==> flow/design.v <==
    localparam ADD     = 4'b0000;
    localparam SUB     = 4'b0001;
    localparam OR      = 4'b0010;
    localparam AND     = 4'b0011;
    localparam XOR     = 4'b0100;
    localparam NOT     = 4'b0101;
    localparam READ    = 4'b0110;
    localparam WRITE   = 4'b0111;
    localparam LOAD    = 4'b1000;
    localparam CMP     = 4'b1001;
    localparam SHIFT   = 4'b1010;
    localparam JMP     = 4'b1011;
    localparam JMPC    = 4'b1100;
    localparam SPECIAL = 4'b1101;
    localparam STACK   = 4'b1110;
    localparam MEM_NOP   = 2'b00;
    localparam MEM_READ  = 2'b01;
    localparam MEM_WRITE = 2'b10;
    localparam CMP_EQ_BIT       = 0;
    localparam CMP_RA_GT_RB_BIT = 1;
    localparam CMP_RB_GT_RA_BIT = 2;
    localparam CMP_RA_ZERO_BIT  = 3;
    localparam CMP_RB_ZERO_BIT  = 4;
    localparam CMP_CODE_EQ       = 3'b000;
    localparam CMP_CODE_RA_GT_RB = 3'b001;
    localparam CMP_CODE_RB_GT_RA = 3'b010;
    localparam CMP_CODE_RA_ZERO  = 3'b011;
    localparam CMP_CODE_RB_ZERO  = 3'b100;
    localparam FETCH         = 10'b0000000001;
    localparam DECODE        = 10'b0000000010;
    localparam REG_READ      = 10'b0000000100;
    localparam EXEC          = 10'b0000001000;
    localparam STORE         = 10'b0000010000;
    localparam REG_WRITE     = 10'b0000100000;
    localparam FETCH_IRQ_NUM = 10'b0001000000;
    localparam SAVE_PC       = 10'b0010000000;
    localparam ENTER_ISR     = 10'b0100000000;
    localparam DECREMENT_SP  = 10'b1000000000;
    localparam RAM_SIZE  = 16'h8000;
    localparam APP       = 16'h0064;
    localparam TIMER1_COUNT         = RAM_SIZE - 10;
    localparam TIMER_ENABLE         = RAM_SIZE - 9;
    localparam UART_1_RW            = RAM_SIZE - 2;
    localparam UART_1_RX_DATA_READY = RAM_SIZE - 1;
    localparam UART_1_TX_READY      = RAM_SIZE;
module alu(input wire I_clk,
    input wire I_reset,
    input wire I_enable,
    input wire[3:0] I_opcode,
    input wire I_opcode_mode,
    input wire[7:0] I_immediate,
    input wire[15:0] I_pc,
    input wire[15:0] I_rA,
    input wire[15:0] I_rB,
    input wire[2:0] I_compare_code,
    input wire I_irq_active,
    output reg[15:0] O_out,
    output reg O_write_rD,
    output reg O_write_pc,
    output reg O_irq_enable,
    output reg[1:0] O_memory_size,
    output reg[1:0] O_memory_mode);
     localparam ADD     = 4'b0000;
    localparam SUB     = 4'b0001;
    localparam OR      = 4'b0010;
    localparam AND     = 4'b0011;
    localparam XOR     = 4'b0100;
    localparam NOT     = 4'b0101;
    localparam READ    = 4'b0110;
    localparam WRITE   = 4'b0111;
    localparam LOAD    = 4'b1000;
    localparam CMP     = 4'b1001;
    localparam SHIFT   = 4'b1010;
    localparam JMP     = 4'b1011;
    localparam JMPC    = 4'b1100;
    localparam SPECIAL = 4'b1101;
    localparam STACK   = 4'b1110;
     localparam MEM_NOP   = 2'b00;
    localparam MEM_READ  = 2'b01;
    localparam MEM_WRITE = 2'b10;
     localparam CMP_EQ_BIT       = 0;
    localparam CMP_RA_GT_RB_BIT = 1;
    localparam CMP_RB_GT_RA_BIT = 2;
    localparam CMP_RA_ZERO_BIT  = 3;
    localparam CMP_RB_ZERO_BIT  = 4;
    localparam CMP_CODE_EQ       = 3'b000;
    localparam CMP_CODE_RA_GT_RB = 3'b001;
    localparam CMP_CODE_RB_GT_RA = 3'b010;
    localparam CMP_CODE_RA_ZERO  = 3'b011;
    localparam CMP_CODE_RB_ZERO  = 3'b100;
localparam OPCODE_MODE_SIGNED = 1'b0;
localparam OPCODE_MODE_UNSIGNED = 1'b1;
localparam OPCODE_MODE_HI = 1'b1;
localparam OPCODE_MODE_LO = 1'b0;
localparam OPCODE_MODE_IMMEDIATE = 1'b1;
reg irq_recover;
always @(posedge I_clk)
begin: ALU
    if (I_reset) begin
        O_irq_enable <= 0;
        irq_recover <= 0;
    end
    else begin
    if (I_enable == 1) begin
        if (I_opcode == ADD)
        begin
            if (I_opcode_mode == OPCODE_MODE_SIGNED)
            begin
                if (I_immediate[0] == 1) begin
                    O_out <= $signed(I_rA) + $signed({{12{I_immediate[4]}}, I_immediate[4:1]});
                end
                else begin
                    O_out <= $signed(I_rA) + $signed(I_rB);
                end
            end
            else begin
                if (I_immediate[0] == 1) begin
                    O_out <= $unsigned(I_rA) + $unsigned({12'b0, I_immediate[4:1]});
                end
                else begin
                    O_out <= $unsigned(I_rA) + $unsigned(I_rB);
                end
            end
            O_write_pc <= 0;
            O_write_rD <= 1;
            O_memory_mode <= MEM_NOP;
            O_memory_size <= 1;
        end
        else if (I_opcode == SUB)
        begin
            if (I_opcode_mode == OPCODE_MODE_SIGNED)
            begin
                if (I_immediate[0] == 1) begin
                    O_out <= $signed(I_rA) - $signed({{12{I_immediate[4]}}, I_immediate[4:1]});
                end
                else begin
                    O_out <= $signed(I_rA) - $signed(I_rB);
                end
            end
            else begin
                if (I_immediate[0] == 1) begin
                    O_out <= $unsigned(I_rA) - $signed({12'b0, I_immediate[4:1]});
                end
                else begin
                    O_out <= $unsigned(I_rA) - $unsigned(I_rB);
                end
            end
            O_write_pc <= 0;
            O_write_rD <= 1;
            O_memory_mode <= MEM_NOP;
            O_memory_size <= 1;
        end
        else if (I_opcode == OR)
        begin
            if (I_opcode_mode == OPCODE_MODE_IMMEDIATE) begin
                O_out <= I_rA | {11'b0, I_immediate[4:0]};
            end 
            else begin 
                O_out <= I_rA | I_rB;
            end
            O_write_pc <= 0;
            O_write_rD <= 1;
            O_memory_mode <= MEM_NOP;
            O_memory_size <= 1;
        end
        else if (I_opcode == AND)
        begin
            if (I_opcode_mode == OPCODE_MODE_IMMEDIATE) begin
                O_out <= I_rA & {11'b0, I_immediate[4:0]};
            end 
            else begin 
                O_out <= I_rA & I_rB;
            end
            O_write_pc <= 0;
            O_write_rD <= 1;
            O_memory_mode <= MEM_NOP;
            O_memory_size <= 1;
        end
        else if (I_opcode == XOR)
        begin
            if (I_opcode_mode == OPCODE_MODE_IMMEDIATE) begin
                O_out <= I_rA ^ {11'b0, I_immediate[4:0]};
            end 
            else begin 
                O_out <= I_rA ^ I_rB;
            end
            O_write_pc <= 0;
            O_write_rD <= 1;
            O_memory_mode <= MEM_NOP;
            O_memory_size <= 1;
        end
        else if (I_opcode == NOT)
        begin
            O_out <= ~I_rA;
            O_write_pc <= 0;
            O_write_rD <= 1;
            O_memory_mode <= MEM_NOP;
            O_memory_size <= 1;
        end
        else if (I_opcode == READ)
        begin
            O_out <= $signed(I_rA) + $signed({{11{I_immediate[4]}}, I_immediate[4:0]});
            O_write_pc <= 0;
            O_write_rD <= 1;
            O_memory_mode <= MEM_READ;
            O_memory_size <= I_opcode_mode == 1 ? 2 : 1;
        end
        else if (I_opcode == WRITE)
        begin
            O_out <= $signed(I_rA) + $signed({{11{I_immediate[4]}}, I_immediate[4:0]});
            O_write_pc <= 0;
            O_write_rD <= 0;
            O_memory_mode <= MEM_WRITE;
            O_memory_size <= I_opcode_mode == 1 ? 2 : 1;
        end
        else if (I_opcode == LOAD)
        begin
            if (I_opcode_mode == OPCODE_MODE_HI)
            begin
                O_out[15:8] <= I_immediate;
                O_out[7:0] <= 0;
            end
            else begin
                O_out[15:8] <= 0;
                O_out[7:0] <= I_immediate;
            end
            O_write_pc <= 0;
            O_write_rD <= 1;
            O_memory_mode <= MEM_NOP;
            O_memory_size <= 1;
        end
        else if (I_opcode == CMP)
        begin
            if (I_opcode_mode == OPCODE_MODE_SIGNED)
            begin
                O_out[CMP_RB_GT_RA_BIT] <= $signed(I_rA) < $signed(I_rB) ? 1 : 0;
                O_out[CMP_RA_GT_RB_BIT] <= $signed(I_rA) > $signed(I_rB) ? 1 : 0;
                O_out[CMP_EQ_BIT]       <= $signed(I_rA) == $signed(I_rB) ? 1 : 0;
                O_out[CMP_RA_ZERO_BIT]  <= $signed(I_rA) == 0 ? 1 : 0;
                O_out[CMP_RB_ZERO_BIT]  <= $signed(I_rB) == 0 ? 1 : 0;
            end
            else
            begin
                O_out[CMP_RB_GT_RA_BIT] <= $unsigned(I_rA) < $unsigned(I_rB) ? 1 : 0;
                O_out[CMP_RA_GT_RB_BIT] <= $unsigned(I_rA) > $unsigned(I_rB) ? 1 : 0;
                O_out[CMP_EQ_BIT]       <= $unsigned(I_rA) == $unsigned(I_rB) ? 1 : 0;
                O_out[CMP_RA_ZERO_BIT]  <= $unsigned(I_rA) == 0 ? 1 : 0;
                O_out[CMP_RB_ZERO_BIT]  <= $unsigned(I_rB) == 0 ? 1 : 0;
            end
            O_out[15:5] <= 0;
            O_write_pc <= 0;
            O_write_rD <= 1;
            O_memory_mode <= MEM_NOP;
            O_memory_size <= 1;
        end
        else if (I_opcode == SHIFT)
        begin
            if (I_opcode_mode == 1) begin
                O_out <= I_rA >> $unsigned(I_immediate);
            end
            else begin
                O_out <= I_rA << $unsigned(I_immediate);
            end
            O_write_pc <= 0;
            O_write_rD <= 1;
            O_memory_mode <= MEM_NOP;
            O_memory_size <= 1;
        end
        else if (I_opcode == JMP)
        begin
            if (I_opcode_mode == 0) begin
                O_out <= $signed(I_pc) + $signed({{8{I_immediate[7]}}, I_immediate});
            end
            else begin
                O_out <= I_rA;
            end
            O_write_pc <= 1;
            O_write_rD <= 0;
            O_memory_mode <= MEM_NOP;
            O_memory_size <= 1;
        end
        else if (I_opcode == JMPC)
        begin
            if (I_opcode_mode == 1) begin
                O_out <= $signed(I_pc) + $signed({{8{I_immediate[4]}}, I_immediate});
            end
            else begin
                O_out <= I_rB;
            end
            O_memory_mode <= MEM_NOP;
            O_memory_size <= 1;
            O_write_rD <= 0;
            if (I_compare_code == CMP_CODE_EQ)
            begin
                O_write_pc <= I_rA[CMP_EQ_BIT] == 1 ? 1 : 0;
            end
            else if(I_compare_code == CMP_CODE_RA_GT_RB)
            begin
                O_write_pc <= I_rA[CMP_RA_GT_RB_BIT] == 1 ? 1 : 0;
            end
            else if(I_compare_code == CMP_CODE_RB_GT_RA)
            begin
                O_write_pc <= I_rA[CMP_RB_GT_RA_BIT] == 1 ? 1 : 0;
            end
            else if(I_compare_code == CMP_CODE_RA_ZERO)
            begin
                O_write_pc <= I_rA[CMP_RA_ZERO_BIT] == 1 ? 1 : 0;
            end
            else if(I_compare_code == CMP_CODE_RB_ZERO)
            begin
                O_write_pc <= I_rA[CMP_RB_ZERO_BIT] == 1 ? 1 : 0;
            end
        end
        else if(I_opcode == SPECIAL)
        begin
            if (I_immediate[2:0] == 3'b000) begin 
                O_out <= I_pc;
                O_memory_mode <= MEM_NOP;
                O_write_rD <= 1;
                O_write_pc <= 0;
                O_memory_size <= 1;
            end
            else if (I_immediate[2:0] == 3'b001) begin 
                O_out <= I_pc;
                O_memory_mode <= MEM_NOP;
                O_write_rD <= 0;
                O_write_pc <= 0;
                O_memory_size <= 1;
                O_irq_enable <= 1;
                irq_recover <= 1;
            end
            else if (I_immediate[2:0] == 3'b010) begin 
                O_out <= I_pc;
                O_memory_mode <= MEM_NOP;
                O_write_rD <= 0;
                O_write_pc <= 0;
                O_memory_size <= 1;
                O_irq_enable <= 0;
                irq_recover <= 0;
            end
            else if (I_immediate[2:0] == 3'b100) begin 
                O_out <= $signed(I_rA) + 2;
                O_memory_mode <= MEM_READ;
                O_write_rD <= 0;
                O_write_pc <= 1;
                O_memory_size <= 2;
                O_irq_enable <= irq_recover;
            end
        end
        else if(I_opcode == STACK)
        begin
            if (I_opcode_mode == 0) begin
                O_out <= $signed(I_rA) - 2;
                O_memory_mode <= MEM_WRITE;
                O_write_rD <= 1;
                O_write_pc <= 0;
                O_memory_size <= 2;
            end 
            else if (I_opcode_mode == 1) begin
                O_out <= $signed(I_rA) + 2;
                O_memory_mode <= MEM_READ;
                O_write_rD <= 1;
                O_write_pc <= 0;
                O_memory_size <= 2;
            end
        end
    end
    if (I_irq_active) begin
        O_irq_enable <= 0;
    end
    end
end
endmodule
module ctrl_unit(input wire I_clk, 
    input wire I_reset,
    /*verilator lint_off UNUSED*/
    input wire[15:0] I_instruction,
    input wire I_mem_ready,
    input wire I_data_ready,
    input wire I_irq_enabled,
    input wire I_irq_active,
    output reg O_irq_ack,
    output reg[9:0] O_state,
    output reg O_execute,
    output reg O_push_pc);
     localparam ADD     = 4'b0000;
    localparam SUB     = 4'b0001;
    localparam OR      = 4'b0010;
    localparam AND     = 4'b0011;
    localparam XOR     = 4'b0100;
    localparam NOT     = 4'b0101;
    localparam READ    = 4'b0110;
    localparam WRITE   = 4'b0111;
    localparam LOAD    = 4'b1000;
    localparam CMP     = 4'b1001;
    localparam SHIFT   = 4'b1010;
    localparam JMP     = 4'b1011;
    localparam JMPC    = 4'b1100;
    localparam SPECIAL = 4'b1101;
    localparam STACK   = 4'b1110;
     localparam FETCH         = 10'b0000000001;
    localparam DECODE        = 10'b0000000010;
    localparam REG_READ      = 10'b0000000100;
    localparam EXEC          = 10'b0000001000;
    localparam STORE         = 10'b0000010000;
    localparam REG_WRITE     = 10'b0000100000;
    localparam FETCH_IRQ_NUM = 10'b0001000000;
    localparam SAVE_PC       = 10'b0010000000;
    localparam ENTER_ISR     = 10'b0100000000;
    localparam DECREMENT_SP  = 10'b1000000000;
reg mem_wait, wait_irq_number, irq_save_pc;
reg[15:0] instr;
always @(posedge I_clk)
begin: CTRL_UNIT
    if (I_reset == 1) 
    begin
        mem_wait <= 0;
        O_state <= 1;
        O_execute <= 0;
        O_irq_ack <= 0;
        O_push_pc <= 0;
        wait_irq_number <= 0;
        irq_save_pc <= 0;
    end
    else if (O_state == FETCH)
    begin
        if (I_mem_ready == 1 && mem_wait == 0)
        begin
            O_execute <= 1;
            mem_wait <= 1;
        end
        else if (mem_wait == 1)
        begin
            O_execute <= 0;
            if (I_data_ready == 1)
            begin
                mem_wait <= 0;
                O_state <= DECODE;
            end
        end
    end
    else if (O_state == DECODE)
    begin
        O_state <= REG_READ;
        instr <= I_instruction;
    end
    else if (O_state == REG_READ)
    begin
        O_state <= EXEC;
    end
    else if (O_state == EXEC)
    begin
        if (instr[15:12] == WRITE || instr[15:12] == READ || (instr[15:12] == SPECIAL && instr[2:0] == 3'b100) || instr[15:12] == STACK)
        begin
            if (I_mem_ready == 1 && mem_wait == 0)
            begin
                O_execute <= 1;
                mem_wait <= 1;
            end
            O_state <= STORE; 
        end
        else 
        begin
            O_state <= REG_WRITE;
        end
    end
    else if (O_state == STORE)
    begin
        if (I_mem_ready == 1 && mem_wait == 0)
        begin
            O_execute <= 1;
            mem_wait <= 1;
        end
        else if (mem_wait == 1)
        begin
            O_execute <= 0;
            if (((instr[15:12] == WRITE || (instr[15:12] == STACK && instr[8] == 0)) && I_mem_ready == 1) 
                || ((instr[15:12] == READ || (instr[15:12] == SPECIAL && instr[2:0] == 3'b100) || (instr[15:12] == STACK && instr[8])) && I_data_ready == 1))
            begin
                mem_wait <= 0;
                O_state <= REG_WRITE;
            end
        end
    end
    else if (O_state == REG_WRITE)
    begin
        if ((instr[15:12] == STACK && instr[8]) || (instr[15:12] == SPECIAL && instr[2:0] == 3'b100)) begin
            O_state <= DECREMENT_SP;
        end
        else begin
if (I_irq_enabled && I_irq_active && irq_save_pc == 0) begin
                O_irq_ack <= 1;
                O_state <= FETCH_IRQ_NUM;
            end
            else if (irq_save_pc == 1) begin
                irq_save_pc <= 0;
                O_push_pc <= 0;
                O_state <= ENTER_ISR;
            end
            else begin
                O_state <= FETCH;
            end
        end
    end
    else if (O_state == FETCH_IRQ_NUM) begin
        O_irq_ack <= 0;
        if (wait_irq_number == 1) begin
            O_state <= SAVE_PC;
            wait_irq_number <= 0;
        end
        else begin
            wait_irq_number <= 1;
        end
    end
    else if (O_state == SAVE_PC) begin
        irq_save_pc <= 1;
        O_push_pc <= 1;
        O_irq_ack <= 0;
        O_state <= DECODE;
    end
    else if (O_state == ENTER_ISR) begin
        O_state <= FETCH;
    end
    else if (O_state == DECREMENT_SP) begin
        if (I_irq_enabled && I_irq_active && irq_save_pc == 0) begin
            O_irq_ack <= 1;
            O_state <= FETCH_IRQ_NUM;
        end
        else if (irq_save_pc == 1) begin
            irq_save_pc <= 0;
            O_push_pc <= 0;
            O_state <= ENTER_ISR;
        end
        else begin
            O_state <= FETCH;
        end
    end
end
endmodule
module decoder(input wire I_clk,
    input wire I_reset, 
    input wire I_enable,
    input wire[15:0] I_instruction,
    output reg [3:0] O_opcode,
    output reg[2:0] O_rD_select,
    output reg[1:0] O_rD_write_pos,
    output reg[2:0] O_rA_select,
    output reg[2:0] O_rB_select,
    output reg[7:0] O_immediate,
    output reg O_mode);
     localparam ADD     = 4'b0000;
    localparam SUB     = 4'b0001;
    localparam OR      = 4'b0010;
    localparam AND     = 4'b0011;
    localparam XOR     = 4'b0100;
    localparam NOT     = 4'b0101;
    localparam READ    = 4'b0110;
    localparam WRITE   = 4'b0111;
    localparam LOAD    = 4'b1000;
    localparam CMP     = 4'b1001;
    localparam SHIFT   = 4'b1010;
    localparam JMP     = 4'b1011;
    localparam JMPC    = 4'b1100;
    localparam SPECIAL = 4'b1101;
    localparam STACK   = 4'b1110;
always @(posedge I_clk)
begin: decoder
    if (I_enable == 1 && I_reset == 0)
    begin
        O_opcode    <= I_instruction[15:12];
        O_rD_select <= I_instruction[11:9];
        O_rA_select <= I_instruction[7:5];
        O_rB_select <= I_instruction[4:2];
        O_mode      <= I_instruction[8];
        if (I_instruction[15:12] == WRITE)
        begin
            O_immediate <= {{3{I_instruction[11]}}, I_instruction[11:9], I_instruction[1:0]}; 
            O_rD_write_pos <= 0;
        end
        else if(I_instruction[15:12] == LOAD || I_instruction[15:12] == JMP)
        begin
            O_immediate <= I_instruction[7:0];
            if (I_instruction[8] == 0) begin
                O_rD_write_pos <= 1;
            end
            else begin
                O_rD_write_pos <= 2;
            end
        end
        else begin
            O_immediate <= {{3{I_instruction[4]}}, I_instruction[4:0]};
            O_rD_write_pos <= 0;
        end
    end
end
endmodule
module mem_ctrl(input wire I_clk,
    input wire I_reset, 
    input wire I_exec,
    input wire I_write,
    input wire[1:0] I_size,
    input wire[15:0] I_addr, 
    input wire[15:0] I_data,
    input wire MEM_ready,
    input wire[15:0] MEM_data_in,
    input wire MEM_data_ready,
    output reg[15:0] O_data, 
    output reg O_data_ready,
    output reg O_ready,
    output reg MEM_exec,
    output reg MEM_write,
    output reg[15:0] MEM_addr,
    output reg[1:0] MEM_size,
    output reg[15:0] MEM_data_out);
reg[1:0] state;
always @(*)
begin
    MEM_addr = I_addr;
    MEM_write = I_write;
    MEM_size = I_size;
    MEM_data_out = I_data;
    O_data = MEM_data_in;
    if (state == 0)
    begin
        O_ready = MEM_ready && !I_exec;
    end
    else
    begin
        O_ready = 0;
    end
end
always @(posedge I_clk)
begin: MEM_CTRL
    if (I_reset == 1) begin
        state <= 0;
        MEM_exec <= 0;
        O_data_ready <= 0;
    end
    else begin
        if (state == 0 && I_exec == 1 && MEM_ready == 1) 
        begin
            O_data_ready <= 0;
            MEM_exec <= 1;
            if (I_write == 1) 
            begin
                state <= 2;
            end
            else
            begin
                state <= 1;
            end
        end
        else if (state == 1)
        begin
            MEM_exec <= 0;
            if (MEM_data_ready == 1)
            begin
                O_data_ready <= 1;
                state <= 2;  
            end
        end
        else if (state == 2)
        begin
            MEM_exec <= 0;
            O_data_ready <= 0;
            if (MEM_ready == 1)
            begin
                state <= 0;
            end
        end
    end
end
endmodule
module pc(input wire I_clk,
    input wire I_reset,
    input wire I_enable,
    input wire[15:0] I_in,
    input wire I_write,
    output reg[15:0] O_out);
always @(posedge I_clk)
begin: PC
    if (I_reset == 1) begin
        O_out <= 0;
    end
    else if (I_enable == 1)
    begin
        if (I_write == 1)
        begin
            O_out <= I_in;
        end
        else begin
            O_out <= O_out + 2;
        end
    end
end
endmodule
module register(input wire I_clk,
    input wire I_reset, 
    input wire I_enable,
    input wire[2:0] I_rD_select,
    input wire[2:0] I_rA_select,
    input wire[2:0] I_rB_select,
    input wire[15:0] I_rD_in,
    input wire I_rD_write,
    input wire[1:0] I_rD_write_pos,
    output reg[15:0] O_rA_out,
    output reg[15:0] O_rB_out);
reg[15:0] registers[0:7];
integer i;
always @(posedge I_clk)
begin: register
    if (I_reset) begin
        for (i=0; i < 8; i=i+1) begin
            registers[i] <= 0;
        end
    end
    else if (I_enable == 1)
    begin
        O_rA_out <= registers[I_rA_select];
        O_rB_out <= registers[I_rB_select];
        if (I_rD_write == 1)
        begin
            if (I_rD_write_pos == 0) begin
                registers[I_rD_select] <= I_rD_in;
            end
            else if (I_rD_write_pos == 1) begin
                registers[I_rD_select][7:0] <= I_rD_in[7:0];
            end
            else if(I_rD_write_pos == 2) begin
                registers[I_rD_select][15:8] <= I_rD_in[15:8];
            end
        end
    end
end
endmodule
module core(input wire I_clk, 
    input wire I_reset,
    input wire I_irq_active,
    input wire MEM_ready,
    input wire[15:0] MEM_data_in, 
    input wire MEM_data_ready,
    output reg O_irq_ack,
    output reg MEM_exec, 
    output reg MEM_write,
    output reg[1:0] MEM_size, 
    output reg[15:0] MEM_addr, 
    output reg[15:0] MEM_data_out);
     localparam ADD     = 4'b0000;
    localparam SUB     = 4'b0001;
    localparam OR      = 4'b0010;
    localparam AND     = 4'b0011;
    localparam XOR     = 4'b0100;
    localparam NOT     = 4'b0101;
    localparam READ    = 4'b0110;
    localparam WRITE   = 4'b0111;
    localparam LOAD    = 4'b1000;
    localparam CMP     = 4'b1001;
    localparam SHIFT   = 4'b1010;
    localparam JMP     = 4'b1011;
    localparam JMPC    = 4'b1100;
    localparam SPECIAL = 4'b1101;
    localparam STACK   = 4'b1110;
     localparam FETCH         = 10'b0000000001;
    localparam DECODE        = 10'b0000000010;
    localparam REG_READ      = 10'b0000000100;
    localparam EXEC          = 10'b0000001000;
    localparam STORE         = 10'b0000010000;
    localparam REG_WRITE     = 10'b0000100000;
    localparam FETCH_IRQ_NUM = 10'b0001000000;
    localparam SAVE_PC       = 10'b0010000000;
    localparam ENTER_ISR     = 10'b0100000000;
    localparam DECREMENT_SP  = 10'b1000000000;
     localparam MEM_NOP   = 2'b00;
    localparam MEM_READ  = 2'b01;
    localparam MEM_WRITE = 2'b10;
    localparam RAM_SIZE  = 16'h8000;
    localparam APP       = 16'h0064;
    localparam TIMER1_COUNT         = RAM_SIZE - 10;
    localparam TIMER_ENABLE         = RAM_SIZE - 9;
    localparam UART_1_RW            = RAM_SIZE - 2;
    localparam UART_1_RX_DATA_READY = RAM_SIZE - 1;
    localparam UART_1_TX_READY      = RAM_SIZE;
localparam PUSH_PC_INSTRUCTION = {STACK, 4'b1110, {3{1'b1}}, 5'b00001};
reg alu_enable, decoder_enable, register_enable, pc_enable, mem_enable;
wire push_pc;
reg write_rD, pc_write, mem_write;
wire alu_pc_write, mem_ready, mem_execute, mem_data_ready, alu_write_rD, mode, irq_ack, alu_irq_enable;
wire[1:0] rD_write_pos;
reg[1:0] memory_mode, memory_size, alu_memory_size;
reg[2:0] reg_rD_select, rD_select, rA_select, rB_select;
reg[3:0] opcode;
reg[7:0] immediate;
reg[15:0] irq_number, pc_out, pc_in, rA_out, rB_out, alu_out, register_in, instruction, mem_addr, mem_data_in, mem_data_out;
/*verilator lint_off UNUSED*/
reg[9:0] state;
reg read_irq_number;
reg[15:0] instruction_q;
alu alu(.I_clk(I_clk),
    .I_reset(I_reset), 
    .I_enable(alu_enable),
    .I_opcode(opcode),
    .I_opcode_mode(mode),
    .I_immediate(immediate),
    .I_pc(pc_out),
    .I_rA(rA_out),
    .I_rB(rB_out),
    .I_compare_code(rD_select),
    .I_irq_active(irq_ack),
    .O_memory_mode(memory_mode),
    .O_memory_size(alu_memory_size),
    .O_out(alu_out),
    .O_write_rD(alu_write_rD),
    .O_write_pc(alu_pc_write),
    .O_irq_enable(alu_irq_enable));
ctrl_unit ctrl_unit(.I_clk(I_clk),
    .I_reset(I_reset),
    .I_irq_active(I_irq_active),
    .I_irq_enabled(alu_irq_enable), 
    .I_instruction(instruction),
    .I_mem_ready(mem_ready),
    .I_data_ready(mem_data_ready),
    .O_irq_ack(irq_ack),
    .O_state(state),
    .O_execute(mem_execute),
    .O_push_pc(push_pc));
decoder decoder(.I_clk(I_clk), 
    .I_reset(I_reset), 
    .I_enable(decoder_enable),
    .I_instruction(instruction),
    .O_opcode(opcode),
    .O_rD_select(rD_select),
    .O_rD_write_pos(rD_write_pos),
    .O_rA_select(rA_select),
    .O_rB_select(rB_select),
    .O_immediate(immediate),
    .O_mode(mode));
mem_ctrl mem_ctrl(.I_clk(I_clk), 
    .I_reset(I_reset), 
    .I_exec(mem_execute),
    .I_write(mem_write),
    .I_size(memory_size),
    .I_addr(mem_addr),
    .I_data(mem_data_in),
    .O_data(mem_data_out),
    .O_data_ready(mem_data_ready),
    .O_ready(mem_ready),
    .MEM_ready(MEM_ready),
    .MEM_exec(MEM_exec),
    .MEM_write(MEM_write),
    .MEM_size(MEM_size),
    .MEM_addr(MEM_addr),
    .MEM_data_out(MEM_data_out),
    .MEM_data_in(MEM_data_in),
    .MEM_data_ready(MEM_data_ready));
register register(.I_clk(I_clk), 
    .I_reset(I_reset), 
    .I_enable(register_enable),
    .I_rD_write(write_rD),
    .I_rD_select(reg_rD_select),
    .I_rD_write_pos(rD_write_pos),
    .I_rA_select(rA_select),
    .I_rB_select(rB_select),
    .O_rA_out(rA_out),
    .O_rB_out(rB_out),
    .I_rD_in(register_in));
pc pc(.I_clk(I_clk),
    .I_reset(I_reset), 
    .I_in(pc_in),
    .I_enable(pc_enable),
    .I_write(pc_write),
    .O_out(pc_out));
always @(posedge I_clk)
begin: INSTRUCTION_HOLD
    if (state == DECODE) begin
        instruction_q <= instruction;
    end
end
always @(posedge I_clk)
begin: IRQ_READ_NUMBER
    if (I_reset == 1) begin
        read_irq_number <= 0;
    end
    else if (irq_ack == 1) begin
        read_irq_number <= 1;
    end
    if (read_irq_number == 1) begin
        irq_number <= MEM_data_in;
        read_irq_number <= 0;
    end
end
always @(*)
begin
    begin
        if (state == DECODE) begin
            instruction = push_pc ? PUSH_PC_INSTRUCTION : MEM_data_in; 
        end
        else begin
            instruction = instruction_q;
        end
        decoder_enable = state == DECODE;
        register_enable = (state == REG_READ) || (state == REG_WRITE) || (state == DECREMENT_SP);
        alu_enable = state == EXEC;
        mem_enable = (state == STORE) || (state == SAVE_PC);
        pc_enable = (state == REG_WRITE) || (state == ENTER_ISR);
        mem_data_in = (opcode == STACK && instruction[0] == 1) ? pc_out : rB_out;
        write_rD = ((state == REG_WRITE) && alu_write_rD) || (state == DECREMENT_SP);
        memory_size = (state == FETCH) ? 2 : alu_memory_size;
        O_irq_ack = irq_ack;
        if (state != FETCH && ((opcode == SPECIAL && instruction[2:0] == 3'b100) || (opcode == STACK && instruction[8] == 1))) begin
            mem_addr = rA_out;
        end
        else begin
            mem_addr = mem_enable ? alu_out : pc_out;
        end
        if (state == DECREMENT_SP) begin
            reg_rD_select = rA_select;
        end
        else begin
            reg_rD_select = rD_select;
        end
        if (state == ENTER_ISR) begin
            pc_in = APP + irq_number * 2;
            pc_write = 1;
        end
        else if (instruction[15:12] == SPECIAL && instruction[2:0] == 3'b100) begin
            pc_in = mem_data_out;
            pc_write = 1;
        end
        else begin
            pc_in = alu_out;
            pc_write = alu_pc_write;
        end
        if (memory_mode == MEM_READ && state != DECREMENT_SP) begin
            register_in = mem_data_out;
        end
        else begin
            register_in = alu_out;
        end
        if (mem_enable && memory_mode == MEM_WRITE)
        begin
            mem_write = 1;
        end
        else begin
            mem_write = 0;
        end
    end
end
endmodule
# Step by step through the tools: core
# The steps from the RTL of core to its reports follow in flow order.
# Lines are those of the file above, counted from 1.
# Operators: Yosys type, input widths -> output width; for muxes data width and select width s.
# Library cell names are shortened.
# A cell with n/a has no value.
[inputs]
top_module = "core"
clock_port = "I_clk"
cell_library = "sky130hd"
pvt_corner = "tt_025C_1v80"

# After elaboration
# Yosys after proc, flatten, opt, wreduce and memory -nomap, before mapping. Memory bits, and registers merged into a memory's read port (data or address), are not among the register bits. Print and check cells are not counted.
# Yosys's memory passes give these memory sizes; they may raise the number of words (mostly to a power of two), join words into wider ones and drop unused or constant bits.
[word_totals]
mem_bits_rw = 128
wordCells = 673
memories = 1
register_bits = 132
[memory_table]
columns = ["memory", "size", "width", "line", "rtl"]
rows = [
  ["register.registers", 8, 16, 708, "reg[15:0] registers[0:7];"],
]
[op_classes]
n_shift = 2
logic = 34
equal = 70
reduce_and_logical = 75
addsub = 15
n_mux = 436
n_cmp = 4
[ops]
columns = ["cell", "n"]
rows = [
  ["$mux 16", 24],
  ["$mux 8", 37],
  ["$mux 1", 285],
  ["$mux 10", 19],
  ["$mux 3", 34],
  ["$mux 2", 35],
  ["$logic_not 32->1", 2],
  ["$eq 4x4->1 const B", 12],
  ["$reduce_and 17->1", 2],
  ["$add 16x16->16", 2],
  ["$sub 16x16->16", 2],
  ["$gt 16x16->1", 2],
  ["$lt 16x16->1", 2],
  ["$eq 16x16->1", 2],
  ["$add 16x4->16", 2],
  ["$sub 16x4->16", 2],
  ["$logic_not 16->1", 2],
  ["$eq 4x3->1 const B", 7],
  ["$not 1->1", 25],
  ["$logic_and 1x1->1", 20],
  ["$ne 18x5->1 const B", 1],
  ["$ne 18x6->1 const B", 1],
  ["$and 16x16->16", 1],
  ["$or 16x16->16", 1],
  ["$xor 16x16->16", 1],
  ["$add 16x2->16 const B", 1],
  ["$add 16x3->16 const B", 1],
  ["$sub 16x3->16 const B", 1],
]
# Other operator kinds: 62; their cells: 110.

# Depth
# Longest topological path by Yosys (ltp), each cell counted once; first at word level (registers and memories cut), then after technology mapping (sequential cells cut; the memories' decode and read muxes count).
[depth]
word_depth = 19
abc_area = 0
ltp_mapped = 14
mapped_depth_nobuf = 13

# After synthesis
# Source: synth_stat.txt of the flow (Yosys; design flattened, memories mapped). It holds for the ABC_AREA given above (unset counts as 0); a run with the other value may have another netlist.
[mapped]
cell_count = 2697
flip_flops = 286
seqArea_um2 = 8137.8
buf_cells = 192
mapped_area_um2 = 24248.3
[types]
columns = ["cell", "n"]
rows = [
  ["edfxtp_1", 241],
  ["mux4_2", 84],
  ["ha_1", 113],
  ["nor2_1", 325],
  ["a21oi_1", 190],
  ["nand2_1", 248],
  ["dfxtp_1", 45],
  ["xnor2_1", 101],
  ["o21ai_0", 173],
  ["mux2i_1", 73],
  ["mux2_2", 46],
  ["clkbuf_1", 109],
  ["inv_1", 102],
  ["nor3_1", 76],
  ["a211oi_1", 49],
  ["nand3_1", 63],
  ["nand2b_1", 37],
  ["a31oi_1", 35],
]
# Not listed: further types 71, cells in them 587.
# The figures by module come from a second, unflattened synthesis with its own total; it is not the netlist above.
[unflattened]
cells_unflattened = 2833
hier_area_um2 = 26540.5
# Each row is one instance without its submodules.
[modules]
columns = ["mod", "n_inst", "area_um2", "mod_seq_area_um2", "cells"]
rows = [
  ["alu", 1, 11583.6, 700.7, 1635],
  ["register", 1, 7993.9, 4804.6, 477],
  ["core", 1, 2977.9, 950.9, 299],
  ["ctrl_unit", 1, 1524.0, 560.5, 172],
  ["pc", 1, 1002.2, 320.3, 126],
  ["decoder", 1, 870.8, 720.7, 50],
  ["mem_ctrl", 1, 588.1, 100.1, 74],
]

# Worst setup path after synthesis
# OpenSTA on the mapped netlist: ideal clock, no wires. The path of least setup slack (recovery checks aside). Input and output delay are each 20% of the period. Register names are those of the netlist, which keeps one name where synthesis merged equal registers.
[synth_timing]
kind = "input port to output port"
startpoint = "input MEM_data_in[1]"
endpoint = "output MEM_addr[5]"
t_arrival_ps = 2817
clock_period_ps = 7000
launch_ps = 1400
setup_slack_ps = 2783
delay_ps = 1417
path_stages = 7
required_time_ps = 5600
period_less_setup_slack_ps = 4217
# "delay_ps" is the arrival time less input delay plus setup time.
# A path that ends at an output port has no setup time.
# "path_stages" counts driving pins, that of a launching flip-flop among them; a cell with two outputs on the path counts twice.
# "period_less_setup_slack_ps" = period - worst setup slack (recovery checks aside). The figure is calculated, with input and output delays left at 20% of the set period.
# Between the ends stands the longest chain of elaborated cells between them, by number of cells; it is not shown to be the way that was timed. Of several equally long chains one is given.
# A line is the first line of the expression or statement that the cell stems from. Yosys adds cells for indexed reads and writes and turns some case tables into memories.
[synth_via]
cell_sequence = "a22o_1 > nor3_1 > a22oi_1 > nor3_1 > clkbuf_1 > nand2_1 > o21ai_0"
elab_chain_len = 7
cone_cells = 7
[synth_rtl]
columns = ["item", "line", "rtl"]
rows = [
  ["from (decl)", 740, "input wire[15:0] MEM_data_in,"],
  ["$mux 16", 895, "instruction = push_pc ? PUSH_PC_INSTRUCTION : MEM_data_in;"],
  ["$mux 16", 894, "if (state == DECODE) begin"],
  ["$eq 3x3->1", 909, "if (state != FETCH && ((opcode == SPECIAL && instruction[2:0] == 3'b100) || (opcode == STACK && instruction[8] ..."],
  ["$logic_and 1x1->1", 909, ""],
  ["$logic_or 1x1->1", 909, ""],
  ["$logic_and 1x1->1", 909, ""],
  ["$mux 16", 909, ""],
  ["to (decl)", 746, "output reg[15:0] MEM_addr,"],
]

# Worst path after layout
# From the final timing report of entry C: the path of least setup slack in the routed layout; clock arrival at registers is part of the times.
# The report prints the path's times to 10 ps; the period is as set.
[layout_timing]
kind = "flip-flop to output port"
startpoint = "register ctrl_unit.O_state"
endpoint = "output MEM_addr[6]"
clock_period_ps = 7000
path_stages = 11
required_time_ps = 5600
setup_slack_ps = 1590
launch_ps = 590
t_arrival_ps = 4010
# An end named without its bit number is one bit of that signal or, where synthesis recoded a state register, one of its new flip-flops.
# A register here has more assigning lines than the two given.
[layout_via]
cell_sequence = "dfxtp_1 > buf_4 > nand2b_1 > o22a_1 > nor3_1 > a22oi_1 > nor3_2 > buf_4 > nand2_1 > o21ai_0 > clkdlybuf4s50_1"
[layout_rtl]
columns = ["item", "line", "rtl"]
rows = [
  ["from (decl)", 383, "output reg[9:0] O_state,"],
  ["from (assign)", 418, "O_state <= 1;"],
  ["from (assign)", 438, "O_state <= DECODE;"],
  ["to (decl)", 746, "output reg[15:0] MEM_addr,"],
]
# No chain of elaborated cells between the ends is given.
# Nets of the timed path that keep an RTL name, with a line that drives or declares them; the list need not be complete.
[layout_nets]
columns = ["signal", "line", "rtl"]
rows = [
  ["ctrl_unit.I_instruction[0]", 894, "if (state == DECODE) begin"],
]

# Measured data: module core, platform sky130hd, 5 stored runs of the flow under differing settings, order arbitrary. Input and output delays are each 20% of the period that was set; the output load is 0.01 pF.
# "timing.achieved_period_ps" = clock period - worst setup slack. The figure is calculated, with input and output delays left at 20% of the set period.
# "worst_path_time_ps" means the part of the period allowed to the worst setup path (the constraints hold back 20% at inputs and 20% at outputs) less its slack; where the path has registers, the arrival times of their clocks count too.
# "fin_power_uw" rests on the timing tool's default activity at the inputs, not on a simulated workload.
# "worst_path_time_ps" is given in steps of 10 ps.

[[run]]
name = "entry A"
[run.settings]
CAP_MARGIN = 10
CELL_PAD_IN_SITES_DETAIL_PLACEMENT = 2
CORE_ASPECT_RATIO = 0.58
CORE_MARGIN = 8
CORE_UTILIZATION = 25
CTS_CLUSTER_DIAMETER = 158
CTS_CLUSTER_SIZE = 93
GPL_ROUTABILITY_DRIVEN = 1
GPL_TIMING_DRIVEN = 0
HOLD_SLACK_MARGIN = 0.08
MAX_ROUTING_LAYER = "met4"
MIN_ROUTING_LAYER = "met2"
PLACE_DENSITY_LB_ADDON = 0.14
SETUP_SLACK_MARGIN = 0.79
SLEW_MARGIN = 5
period_ns = 3.14
[run.results]
outcome = "unfinished; error GRT-0116 in routing"

[[run]]
name = "entry B"
[run.settings]
ABC_AREA = 0
CELL_PAD_IN_SITES_DETAIL_PLACEMENT = 2
CORE_ASPECT_RATIO = 1.65
CORE_UTILIZATION = 69
CTS_CLUSTER_DIAMETER = 206
GPL_ROUTABILITY_DRIVEN = 0
GPL_TIMING_DRIVEN = 1
HOLD_SLACK_MARGIN = -0.07
MIN_ROUTING_LAYER = "met1"
PLACE_DENSITY_LB_ADDON = 0.13
SLEW_MARGIN = 0
TNS_END_PERCENT = 35
period_ns = 8.19
CAP_MARGIN = 20
CORE_MARGIN = 2
[run.results]
outcome = "unfinished; tool error in placement"

[[run]]
name = "entry C"
[run.settings]
period_ns = 7.0
CAP_MARGIN = 20
CORE_MARGIN = 2
CORE_UTILIZATION = 40
SLEW_MARGIN = 20
[run.results]
synthesis_area_um2 = 24248.3
die_um2 = 62605.0
stdcell_area_um2 = 26511.7
util_frac = 0.441
worstSetupSlack_ps = 1594
tns_ps = 0
worst_hold_slack_ps = 460
fin_power_uw = 3622
timing.achieved_period_ps = 5406
worst_path_time_ps = 4010
worstPathKind = "flip-flop to output port"

[[run]]
name = "entry D"
[run.settings]
ABC_AREA = 1
CAP_MARGIN = 25
CELL_PAD_IN_SITES_DETAIL_PLACEMENT = 0
CELL_PAD_IN_SITES_GLOBAL_PLACEMENT = 1
CORE_ASPECT_RATIO = 0.69
CORE_UTILIZATION = 16
CTS_CLUSTER_DIAMETER = 158
GPL_ROUTABILITY_DRIVEN = 0
HOLD_SLACK_MARGIN = 0.25
MAX_ROUTING_LAYER = "met5"
SLEW_MARGIN = 35
TNS_END_PERCENT = 35
period_ns = 7.86
CORE_MARGIN = 2
[run.results]
synthesis_area_um2 = 24646.1
die_um2 = 157247.0
stdcell_area_um2 = 28701.3
util_frac = 0.188
worstSetupSlack_ps = 1958
tns_ps = 0
worst_hold_slack_ps = 482
fin_power_uw = 3484
timing.achieved_period_ps = 5902
worst_path_time_ps = 2760
worstPathKind = "input port to output port"

[[run]]
name = "entry E"
[run.settings]
CAP_MARGIN = 5
CORE_UTILIZATION = 25
CTS_CLUSTER_DIAMETER = 380
CTS_CLUSTER_SIZE = 93
GPL_TIMING_DRIVEN = 1
MAX_ROUTING_LAYER = "met4"
PLACE_DENSITY = 0.92
SETUP_SLACK_MARGIN = 0.79
period_ns = 8.12
CORE_MARGIN = 2
SLEW_MARGIN = 20
[run.results]
synthesis_area_um2 = 24248.3
die_um2 = 99499.2
stdcell_area_um2 = 26350.3
util_frac = 0.273
worstSetupSlack_ps = 2112
tns_ps = 0
worst_hold_slack_ps = 477
fin_power_uw = 2328
timing.achieved_period_ps = 6008
worst_path_time_ps = 2760
worstPathKind = "input port to output port"
